==> flow/design.v <==
module pit_counter(
    input             clk,
    input             rst_n,
    input             clock,
    input             gate,
    output reg        out,
    input       [7:0] data_in,
    input             set_control_mode,
    input             latch_count,
    input             latch_status,
    input             write,
    input             read,
    output      [7:0] data_out
);
reg [2:0] mode;
always @(posedge clk) begin
    if(rst_n == 1'b0)         mode <= 3'd2;
    else if(set_control_mode) mode <= data_in[3:1];
end
reg bcd;
always @(posedge clk) begin
    if(rst_n == 1'b0)         bcd <= 1'd0;
    else if(set_control_mode) bcd <= data_in[0];
end
reg [1:0] rw_mode;
always @(posedge clk) begin
    if(rst_n == 1'b0)         rw_mode <= 2'd1;
    else if(set_control_mode) rw_mode <= data_in[5:4];
end
reg [7:0] counter_l;
always @(posedge clk) begin
    if(rst_n == 1'b0)                               counter_l <= 8'd0;
    else if(set_control_mode)                       counter_l <= 8'd0;
    else if(write && rw_mode == 2'd3 && ~msb_write) counter_l <= data_in;
    else if(write && rw_mode == 2'd1)               counter_l <= data_in;
end
reg [7:0] counter_m;
always @(posedge clk) begin
    if(rst_n == 1'b0)                               counter_m <= 8'd0;
    else if(set_control_mode)                       counter_m <= 8'd0;
    else if(write && rw_mode == 2'd3 && msb_write)  counter_m <= data_in;
    else if(write && rw_mode == 2'd2)               counter_m <= data_in;
end
reg [7:0] output_l;
always @(posedge clk) begin
    if(rst_n == 1'b0)                       output_l <= 8'd0;
    else if(latch_count && ~output_latched) output_l <= counter[7:0];
    else if(~output_latched)                output_l <= counter[7:0];
end
reg [7:0] output_m;
always @(posedge clk) begin
    if(rst_n == 1'b0)                       output_m <= 8'd0;
    else if(latch_count && ~output_latched) output_m <= counter[15:8];
    else if(~output_latched)                output_m <= counter[15:8];
end
reg output_latched;
always @(posedge clk) begin
    if(rst_n == 1'b0)                               output_latched <= 1'b0;
    else if(set_control_mode)                       output_latched <= 1'b0;
    else if(latch_count)                            output_latched <= 1'b1;
    else if(read && (rw_mode != 2'd3 || msb_read))  output_latched <= 1'b0;
end
reg null_counter;
always @(posedge clk) begin
    if(rst_n == 1'b0)                                null_counter <= 1'b0;
    else if(set_control_mode)                        null_counter <= 1'b1;
    else if(write && (rw_mode != 2'd3 || msb_write)) null_counter <= 1'b1;
    else if(load)                                    null_counter <= 1'b0;
end
reg msb_write;
always @(posedge clk) begin
    if(rst_n == 1'b0)                       msb_write <= 1'b0;
    else if(set_control_mode)               msb_write <= 1'b0;
    else if(write_pulse && rw_mode == 2'd3) msb_write <= ~msb_write;
end
reg msb_read;
always @(posedge clk) begin
    if(rst_n == 1'b0)                      msb_read <= 1'b0;
    else if(set_control_mode)              msb_read <= 1'b0;
    else if(read_pulse && rw_mode == 2'd3) msb_read <= ~msb_read;
end
reg [7:0] status;
always @(posedge clk) begin
    if(rst_n == 1'b0)                        status <= 8'd0;
    else if(latch_status && ~status_latched) status <= { out, null_counter, rw_mode, mode, bcd };
end
reg status_latched;
always @(posedge clk) begin
    if(rst_n == 1'b0)           status_latched <= 1'b0;
    else if(set_control_mode)   status_latched <= 1'b0;
    else if(latch_status)       status_latched <= 1'b1;
    else if(read)               status_latched <= 1'b0;
end
assign data_out =
    (status_latched)               ? status   :
    (rw_mode == 2'd3 && ~msb_read) ? output_l :
    (rw_mode == 2'd3 &&  msb_read) ? output_m :
    (rw_mode == 2'd1)              ? output_l :
                                     output_m;
reg two_byte_write;
always @(posedge clk) begin
    if(rst_n == 1'b0)                 two_byte_write <= 1'b0;
    else if(write && rw_mode == 2'd3) two_byte_write <= 1'b1;
    else if(set_control_mode || load) two_byte_write <= 1'b0;
end
reg set_control_mode_last;
always @(posedge clk) set_control_mode_last <= set_control_mode;
reg set_control_mode_pulse;
always @(posedge clk) set_control_mode_pulse <= set_control_mode_last & ~set_control_mode;
reg write_last;
always @(posedge clk) write_last <= write;
reg write_pulse;
always @(posedge clk) write_pulse <= write_last & ~write;
reg read_last;
always @(posedge clk) read_last <= read;
reg read_pulse;
always @(posedge clk) read_pulse <= read_last & ~read;
reg clock_last;
always @(posedge clk) clock_last <= clock;
reg clock_pulse;
always @(posedge clk) clock_pulse <= clock_last & ~clock;
reg gate_last;
always @(posedge clk) gate_last <= gate;
reg gate_sampled;
always @(posedge clk) begin
    if(rst_n == 1'b0)             gate_sampled <= 1'b0;
    else if(~clock_last && clock) gate_sampled <= gate;
end
reg trigger;
always @(posedge clk) begin
    if(rst_n == 1'b0)             trigger <= 1'b0;
    else if(~gate_last && gate)   trigger <= 1'b1;
    else if(~clock_last && clock) trigger <= 1'b0;
end
reg trigger_sampled;
always @(posedge clk) begin
    if(rst_n == 1'b0)            trigger_sampled <= 1'b0;
    else if(~clock_last & clock) trigger_sampled <= trigger;
end
always @(posedge clk) begin
    if(rst_n == 1'b0)                                                 out <= 1'b1;
    else if(set_control_mode_pulse && mode      == 3'd0)              out <= 1'b0;
    else if(set_control_mode_pulse && mode      == 3'd1)              out <= 1'b1;
    else if(set_control_mode_pulse && mode[1:0] == 2'd2)              out <= 1'b1;
    else if(set_control_mode_pulse && mode[1:0] == 2'd3)              out <= 1'b1;
    else if(set_control_mode_pulse && mode      == 3'd4)              out <= 1'b1;
    else if(set_control_mode_pulse && mode      == 3'd5)              out <= 1'b1;
    else if(mode      == 3'd0 && (load || two_byte_write))            out <= 1'b0;
    else if(mode      == 3'd0 && counter == 16'd1 && enable)          out <= 1'b1;
    else if(mode      == 3'd1 && load)                                out <= 1'b0;
    else if(mode      == 3'd1 && counter == 16'd1 && enable)          out <= 1'b1;
    else if(mode[1:0] == 2'd2 && ~gate)                               out <= 1'b1;
    else if(mode[1:0] == 2'd2 && load)                                out <= 1'b1;
    else if(mode[1:0] == 2'd2 && counter == 16'd2 && enable)          out <= 1'b0;
    else if(mode[1:0] == 2'd3 && ~gate)                               out <= 1'b1;
    else if(mode[1:0] == 2'd3 && load && loaded && ~trigger_sampled)  out <= ~out;
    else if(mode      == 3'd4 && counter == 16'd1 && enable)          out <= 1'b0;
    else if(mode      == 3'd4 && counter == 16'd0 && enable)          out <= 1'b1;
    else if(mode      == 3'd5 && counter == 16'd1 && enable)          out <= 1'b0;
    else if(mode      == 3'd5 && counter == 16'd0 && enable)          out <= 1'b1;
end
reg written;
always @(posedge clk) begin
    if(rst_n == 1'b0)                                    written <= 1'b0;
    else if(set_control_mode)                            written <= 1'b0;
    else if(write_pulse && rw_mode != 2'd3)              written <= 1'b1;
    else if(write_pulse && rw_mode == 2'd3 && msb_write) written <= 1'b1;
    else if(load)                                        written <= 1'b0;
end
reg control_set;
always @(posedge clk) begin
    if(rst_n == 1'b0)         control_set <= 1'b0;
    else if(set_control_mode) control_set <= 1'b1;
    else if(load)             control_set <= 1'b0;
end
reg loaded;
always @(posedge clk) begin
    if(rst_n == 1'b0)         loaded <= 1'b0;
    else if(set_control_mode) loaded <= 1'b0;
    else if(load)             loaded <= 1'b1;
end
wire load = 
    (mode      == 3'd0 &&   written) ||                  
    clock_pulse && (
    (mode      == 3'd1 &&   trigger_sampled) ||
    (mode[1:0] == 2'd2 && ((written && control_set) || trigger_sampled || (loaded && gate_sampled && counter == 16'd1))) ||
    (mode[1:0] == 2'd3 && ((written && control_set) || trigger_sampled || (loaded && gate_sampled && counter == ((counter_l[0] & out) ? 16'd0 : 16'd2)))) ||
    (mode      == 3'd4 &&   written) ||
    (mode      == 3'd5 && ((written && control_set) || loaded) && trigger_sampled)
);
wire enable = ~load && loaded && clock_pulse && (
    (mode      == 3'd0 && gate_sampled && ~two_byte_write) ||
    (mode      == 3'd1) ||
    (mode[1:0] == 2'd2 && gate_sampled) ||
    (mode[1:0] == 2'd3 && gate_sampled) ||
    (mode      == 3'd4 && gate_sampled) ||
    (mode      == 3'd5)
);
wire [15:0] counter_minus_1 =
    (bcd && !counter[15:0]) ? 16'h9999 :
    (bcd && !counter[11:0]) ? { counter[15:12] - 1'd1, 12'h999 } :
    (bcd && !counter[7:0])  ? { counter[15:8]  - 1'd1,   8'h99 } :
    (bcd && !counter[3:0])  ? { counter[15:4]  - 1'd1,    4'h9 } :
                                counter - 1'd1;
reg [15:0] counter;
always @(posedge clk) begin
    if(rst_n == 1'b0) counter <= 16'd0;
    else if(load)     counter <= {counter_m, counter_l[7:1], counter_l[0] & (mode[1:0] != 2'd3)};
    else if(enable)   counter <= counter_minus_1 - (mode[1:0] == 2'd3);
end
endmodule
module pit(
	input               clk,
	input               rst_n,
	output              irq,
	input       [2:0]   io_address,
	input               io_read,
	output reg  [7:0]   io_readdata,
	input               io_write,
	input       [7:0]   io_writedata,
	output              speaker_out,
	input      [27:0]   clock_rate
);
reg [27:0] clk_rate;
always @(posedge clk) clk_rate <= clock_rate;
reg ce_system_counter;
reg [27:0] sum;
always @(posedge clk) begin : system_counter
	reg [27:0] sum_next;
	sum_next = sum + 28'd2386362;  
	ce_system_counter <= 1'b0;
	if(rst_n == 1'b0) sum <= 28'd0;
	else if(sum_next >= clk_rate) begin
		sum <= sum_next - clk_rate;
		ce_system_counter <= 1'b1;
	end
	else sum <= sum_next;
end
reg system_clock;
always @(posedge clk) begin
    if(rst_n == 1'b0)           system_clock <= 1'b0;
    else if(ce_system_counter)  system_clock <= ~system_clock;
end
always @(posedge clk) if(io_read) io_readdata <=
    (io_read && io_address == 0) ? counter_0_readdata :
    (io_read && io_address == 1) ? counter_1_readdata :
    (io_read && io_address == 2) ? counter_2_readdata :
    (io_read && io_address[2])   ? { 2'b0, spk_out, counter_1_toggle, 2'b0, speaker_enable, speaker_gate } :
                                     8'd0;  
reg [5:0] counter_1_cnt;
always @(posedge clk) begin
    if(rst_n == 1'b0)                                       counter_1_cnt <= 6'd0;
    else if(ce_system_counter && counter_1_cnt == 6'd35)    counter_1_cnt <= 6'd0;
    else if(ce_system_counter)                              counter_1_cnt <= counter_1_cnt + 6'd1;
end
reg counter_1_toggle;
always @(posedge clk) begin
    if(rst_n == 1'b0)                                       counter_1_toggle <= 1'b0;
    else if(ce_system_counter && counter_1_cnt == 6'd35)    counter_1_toggle <= ~(counter_1_toggle);
end
reg speaker_gate;
always @(posedge clk) begin
    if(rst_n == 1'b0)                  speaker_gate <= 1'b0;
    else if(io_write && io_address[2]) speaker_gate <= io_writedata[0];
end
reg speaker_enable;
always @(posedge clk) begin
    if(rst_n == 1'b0)                  speaker_enable <= 1'b0;
    else if(io_write && io_address[2]) speaker_enable <= io_writedata[1];
end
assign speaker_out = spk_out & speaker_enable;
wire [7:0] counter_0_readdata;
wire [7:0] counter_1_readdata;
wire [7:0] counter_2_readdata;
pit_counter pit_counter_0(
    .clk                (clk),
    .rst_n              (rst_n),
    .clock              (system_clock),      
    .gate               (1'b1),              
    .out                (irq),               
    .data_in            (io_writedata),                                                                                                                                       
    .set_control_mode   (io_write && io_address == 3 && io_writedata[7:6] == 2'b00 && io_writedata[5:4] != 2'b00),                                                            
    .latch_count        (io_write && io_address == 3 && ((io_writedata[7:6] == 2'b00 && io_writedata[5:4] == 2'b00) || (io_writedata[7:5] == 3'b110 && io_writedata[1]))),    
    .latch_status       (io_write && io_address == 3 && io_writedata[7:6] == 2'b11 && io_writedata[4] == 1'b0 && io_writedata[1]),                                            
    .write              (io_write && io_address == 0),                                                                                                                        
    .read               (io_read  && io_address == 0),                                                                                                                        
    .data_out           (counter_0_readdata)     
);
pit_counter pit_counter_1(
    .clk                (clk),
    .rst_n              (rst_n),
    .clock              (system_clock),      
    .gate               (1'b1),              
    /*verilator lint_off PINNOCONNECT*/
    .out                (),                  
    /*verilator lint_on PINNOCONNECT*/
    .data_in            (io_writedata),                                                                                                                                       
    .set_control_mode   (io_write && io_address == 3 && io_writedata[7:6] == 2'b01 && io_writedata[5:4] != 2'b00),                                                            
    .latch_count        (io_write && io_address == 3 && ((io_writedata[7:6] == 2'b01 && io_writedata[5:4] == 2'b00) || (io_writedata[7:5] == 3'b110 && io_writedata[2]))),    
    .latch_status       (io_write && io_address == 3 && io_writedata[7:6] == 2'b11 && io_writedata[4] == 1'b0 && io_writedata[2]),                                            
    .write              (io_write && io_address == 1),                                                                                                                        
    .read               (io_read  && io_address == 1),                                                                                                                        
    .data_out           (counter_1_readdata)     
);
wire spk_out;
pit_counter pit_counter_2(
    .clk                (clk),
    .rst_n              (rst_n),
    .clock              (system_clock),      
    .gate               (speaker_gate),      
    .out                (spk_out),           
    .data_in            (io_writedata),                                                                                                                                       
    .set_control_mode   (io_write && io_address == 3 && io_writedata[7:6] == 2'b10 && io_writedata[5:4] != 2'b00),                                                            
    .latch_count        (io_write && io_address == 3 && ((io_writedata[7:6] == 2'b10 && io_writedata[5:4] == 2'b00) || (io_writedata[7:5] == 3'b110 && io_writedata[3]))),    
    .latch_status       (io_write && io_address == 3 && io_writedata[7:6] == 2'b11 && io_writedata[4] == 1'b0 && io_writedata[3]),                                            
    .write              (io_write && io_address == 2),                                                                                                                        
    .read               (io_read  && io_address == 2),                                                                                                                        
    .data_out           (counter_2_readdata)     
);
endmodule
## From RTL to reports: pit

Tool output for the design above, in the order of the flow.
Lines are those of the file above, counted from 1.
Operators carry their Yosys type and port widths (W data, S select, Z words).
Library cell names are shortened.
The mark - stands for no value.

- Top: pit
- Clock: clk
- Cell library: sky130hd
- Library corner: tt_025C_1v80

## Elaborated design

Counts by Yosys on the flattened word-level netlist (proc, flatten, opt, wreduce; memories kept). Register bits leave out memories and registers merged into their read ports (data or address). Print and check cells are left out.

- Word-level cells: 716
- Output and inout bits: 10
- Register bits: 318
- Input port bits: 43

- Bitwise logic cells: 57
- Equality and inequality tests: 53
- Muxes and demuxes: 154
- $add $sub $neg: 18
- Reductions and logical operators: 340
- $lt $le $gt $ge: 1

Operators with widths:

| cell | number |
|---|---|
| $mux W8 | 39 |
| $mux W16 | 18 |
| $logic_and A1 B1 Y1 | 229 |
| $mux W1 | 92 |
| $logic_or A1 B1 Y1 | 57 |
| $sub A16 B1 Y16 | 3 |
| $sub A16 B1 Y16 const B | 3 |
| $eq A16 B1 Y1 const B | 3 |
| $eq A16 B16 Y1 | 3 |
| $eq A16 B2 Y1 const B | 3 |
| $logic_not A16 Y1 | 3 |
| $reduce_bool A2 Y1 | 23 |
| $not A1 Y1 | 39 |
| $sub A12 B1 Y12 const B | 3 |
| $logic_not A12 Y1 | 3 |
| $reduce_bool A17 Y1 | 2 |
| $eq A2 B2 Y1 const B | 17 |
| $add A28 B22 Y28 const B | 1 |
| $sub A28 B28 Y28 | 1 |
| $ge A28 B28 Y1 | 1 |
| $mux W28 | 1 |
| $sub A8 B1 Y8 const B | 3 |
| $logic_not A8 Y1 | 3 |
| $eq A3 B3 Y1 const B | 7 |
| $reduce_bool A19 Y1 | 1 |
| $and A1 B1 Y1 | 18 |
| $ne A2 B2 Y1 const B | 9 |
| $reduce_bool A3 Y1 | 6 |

Not listed: further kinds 12, cells in them 32.

## Depth

Longest topological path by Yosys (ltp), each cell counted once; first at word level (registers and memories cut), then after technology mapping (sequential cells cut; the memories' decode and read muxes count).

- Depth after elaboration: 35
- ABC_AREA: 0
- Gate-level depth with buffers: 18
- Depth with buffers taken out: 16

## Netlist

Source: synth_stat.txt of the flow (Yosys; design flattened, memories mapped). It holds for the ABC_AREA given above (unset counts as 0); a run with the other value may have another netlist.
Totals and module areas in this step are rounded.

- Mapped cells: 2162
- Chip area (Yosys): 17400 um2
- Mapped flip-flops: 316
- Area of sequential cells: 6410 um2
- Buffers: 123

Cells by type:

| cell | number | area in all (um2) |
|---|---|---|
| dfxtp_1 | 308 | 6.17E+03 |
| mux2i_1 | 144 | 1.44E+03 |
| nor2_1 | 261 | 979.69 |
| nand2_1 | 224 | 840.806 |
| a21oi_1 | 157 | 785.754 |
| ha_1 | 58 | 725.696 |
| o21ai_0 | 125 | 625.6 |
| xnor2_1 | 52 | 455.437 |
| clkbuf_1 | 108 | 405.389 |
| nand3_1 | 71 | 355.341 |
| xor2_1 | 39 | 341.578 |
| inv_1 | 83 | 311.549 |
| nor3_1 | 51 | 255.245 |
| edfxtp_1 | 8 | 240.23 |
| nor2b_1 | 32 | 200.192 |
| o211ai_1 | 23 | 172.666 |
| nand2b_1 | 26 | 162.656 |
| nand4_1 | 26 | 162.656 |

Other cell types: 67; their cells: 366.
The figures by module come from a second, unflattened synthesis with its own total; it is not the netlist above.

- Cell total of the unflattened synthesis: 2291
- Area total of the unflattened synthesis: 19200 um2

Each row is one instance without its submodules.

Modules:

| module | area (um2) | instances | seq. area (um2) | cells |
|---|---|---|---|---|
| pit_counter | 4860 | 3 | 1680 | 579 |
| pit | 4620 | 1 | 1580 | 554 |

## Timing after synthesis

Source: OpenSTA report_checks on the synthesized netlist (no wires, ideal clock, input and output delay 20% of the period each), path of least setup slack; recovery checks are left aside. Register names are those of the netlist, which keeps one name where synthesis merged equal registers.

- Path kind: flip-flop to flip-flop
- From: register sum[1]
- To: register sum[26]
- Required time: 9.884 ns
- Driving pins on the path: 17
- Library setup time: 0.116 ns
- Delay of the path: 3.880 ns
- Arrival: 3.764 ns
- Slack: 6.120 ns
- Period: 10.0 ns
- Time at the first pin: 0.000 ns
- Period reached after synthesis: 3.88 ns

"delay of the path" = arrival - input delay + setup time.
"driving pins on the path" counts driving pins, that of a launching flip-flop among them; a cell with two outputs on the path counts twice.
"period reached after synthesis" = period - worst setup slack (recovery checks aside). The figure is calculated, with input and output delays left at 20% of the set period.
Between the ends stands the longest chain of elaborated cells between them, by number of cells; it is not shown to be the way that was timed. Of several equally long chains one is given.
A line is the first line of the expression or statement that the cell stems from. Yosys adds cells for indexed reads and writes and turns some case tables into memories.
At most two assigning lines are given for a register; there are more.

- Cell sequence: dfxtp_1 ha_1 o41ai_1 a21oi_1 o221a_2 or2_1 nand4_1 xnor2_1 ha_1 a21o_1 a21o_1 a21oi_1 o21ai_0 a21oi_1 inv_1 clkbuf_1 o211a_1
- Length of the longest elaborated chain: 3

Ends and longest elaborated chain, after synthesis:

| what | line | text |
|---|---|---|
| start: declaration | 227 | `reg [27:0] sum;` |
| start: assignment | 234 | `sum <= sum_next - clk_rate;` |
| start: assignment | 237 | `else sum <= sum_next;` |
| $add A28 B22 Y28 | 230 | `sum_next = sum + 28'd2386362;` |
| $sub A28 B28 Y28 | 234 |  |
| $mux W28 | 233 | `else if(sum_next >= clk_rate) begin` |
| end: assignment | 234 |  |
| end: assignment | 237 |  |
| end: declaration | 227 |  |

## Path in the finished layout

Path of least setup slack in the final report of run 1 (OpenROAD, finished layout, wires in). Where an end is a register, its clock arrival counts in the times.

- Path kind: flip-flop to flip-flop
- From: register sum[1]
- To: register sum[1]
- Time at the first pin: 0.53 ns
- Slack: 0.01 ns
- Required time: 4.09 ns
- Arrival: 4.08 ns
- Period: 3.71 ns
- Library setup time: 0.15 ns
- Driving pins on the path: 19

Between the ends stands the longest chain of elaborated cells between them, by number of cells; it is not shown to be the way that was timed. Of several equally long chains one is given.
At most two assigning lines are given for a register; there are more.

- Cell sequence: dfxtp_4 buf_4 ha_4 o41ai_4 a21oi_2 buf_4 buf_4 o22ai_1 xnor2_2 ha_4 and4_1 buf_4 a22oi_1 nand3b_1 a21oi_4 buf_12 buf_12 mux2i_1 nor2_1
- Length of the longest elaborated chain: 3

Ends and longest elaborated chain, post-layout:

| what | line | text |
|---|---|---|
| start: declaration | 227 | `reg [27:0] sum;` |
| start: assignment | 234 | `sum <= sum_next - clk_rate;` |
| start: assignment | 237 | `else sum <= sum_next;` |
| $add A28 B22 Y28 | 230 | `sum_next = sum + 28'd2386362;` |
| $sub A28 B28 Y28 | 234 |  |
| $mux W28 | 233 | `else if(sum_next >= clk_rate) begin` |
| end: assignment | 234 |  |
| end: assignment | 237 |  |
| end: declaration | 227 |  |

FLOW RESULTS
============

Record of 4 stored runs of the RTL-to-layout flow on pit, platform sky130hd. The runs are unordered. Constraints: input delay and output delay 20% of the set period each, output load 0.01 pF.
"period achieved" means the clock period less the worst setup slack. The figure is calculated, with input and output delays left at 20% of the set period.
"critical path time" = time allowed to the worst setup path (clock period - input delay - output delay, where it has them) - its slack; a late launch clock adds to it, a late capture clock takes from it.
By "total power of the final layout" is meant OpenSTA's value without simulated activity: inputs other than the clock are taken to toggle once in ten clock periods, and the tool carries that through the logic.
Results are given in rounded form.
A setting shown as n/a is not set for that run.

| item | run 1 | run 2 | run 3 | run 4 |
|---|---|---|---|---|
| CAP_MARGIN | 5 | 20 | 20 | 20 |
| CELL_PAD_IN_SITES_GLOBAL_PLACEMENT | 2 | n/a | n/a | n/a |
| CORE_ASPECT_RATIO | 1.59 | n/a | n/a | n/a |
| CORE_UTILIZATION | 42 | 40 | 40 | 40 |
| CTS_CLUSTER_SIZE | 83 | n/a | n/a | n/a |
| MAX_ROUTING_LAYER | met5 | n/a | n/a | n/a |
| PLACE_DENSITY_LB_ADDON | 0.07 | n/a | n/a | n/a |
| SETUP_SLACK_MARGIN | 0.03 | n/a | n/a | 0.68 |
| period_ns | 3.71 | 3.56 | 10.0 | 5.47 |
| CORE_MARGIN | 2 | 2 | 2 | 2 |
| SLEW_MARGIN | 20 | 20 | 20 | 20 |
| CELL_PAD_IN_SITES_DETAIL_PLACEMENT | n/a | 2 | n/a | n/a |
| MIN_ROUTING_LAYER | n/a | n/a | met2 | n/a |
| TNS_END_PERCENT | n/a | n/a | 5 | n/a |
| utilization of the finished layout (%) | 51.5 | 51.0 | 45.4 | 45.6 |
| worst hold slack (ns) | 0.417 | 0.480 | 0.416 | 0.407 |
| standard-cell area after layout (um2) | 21200 | 22000 | 19600 | 19600 |
| critical path time (ns) | 3.70 | 4.80 | 5.47 | 4.37 |
| worst setup path type | flip-flop to flip-flop | flip-flop to flip-flop | flip-flop to flip-flop | flip-flop to flip-flop |
| total power of the final layout (W) | 0.0114 | 0.015 | 0.00377 | 0.00689 |
| period achieved (ns) | 3.697 | 4.804 | 5.473 | 4.367 |
| chip area in the Yosys report (um2) | 17400 | 17400 | 17400 | 17400 |
| area inside the die boundary (um2) | 43200 | 45300 | 45300 | 45300 |
| worst slack on setup checks (ns) | 0.013 | -1.24 | 4.53 | 1.10 |
| setup TNS (ns) | 0.000 | -30.0 | 0.000 | 0.000 |
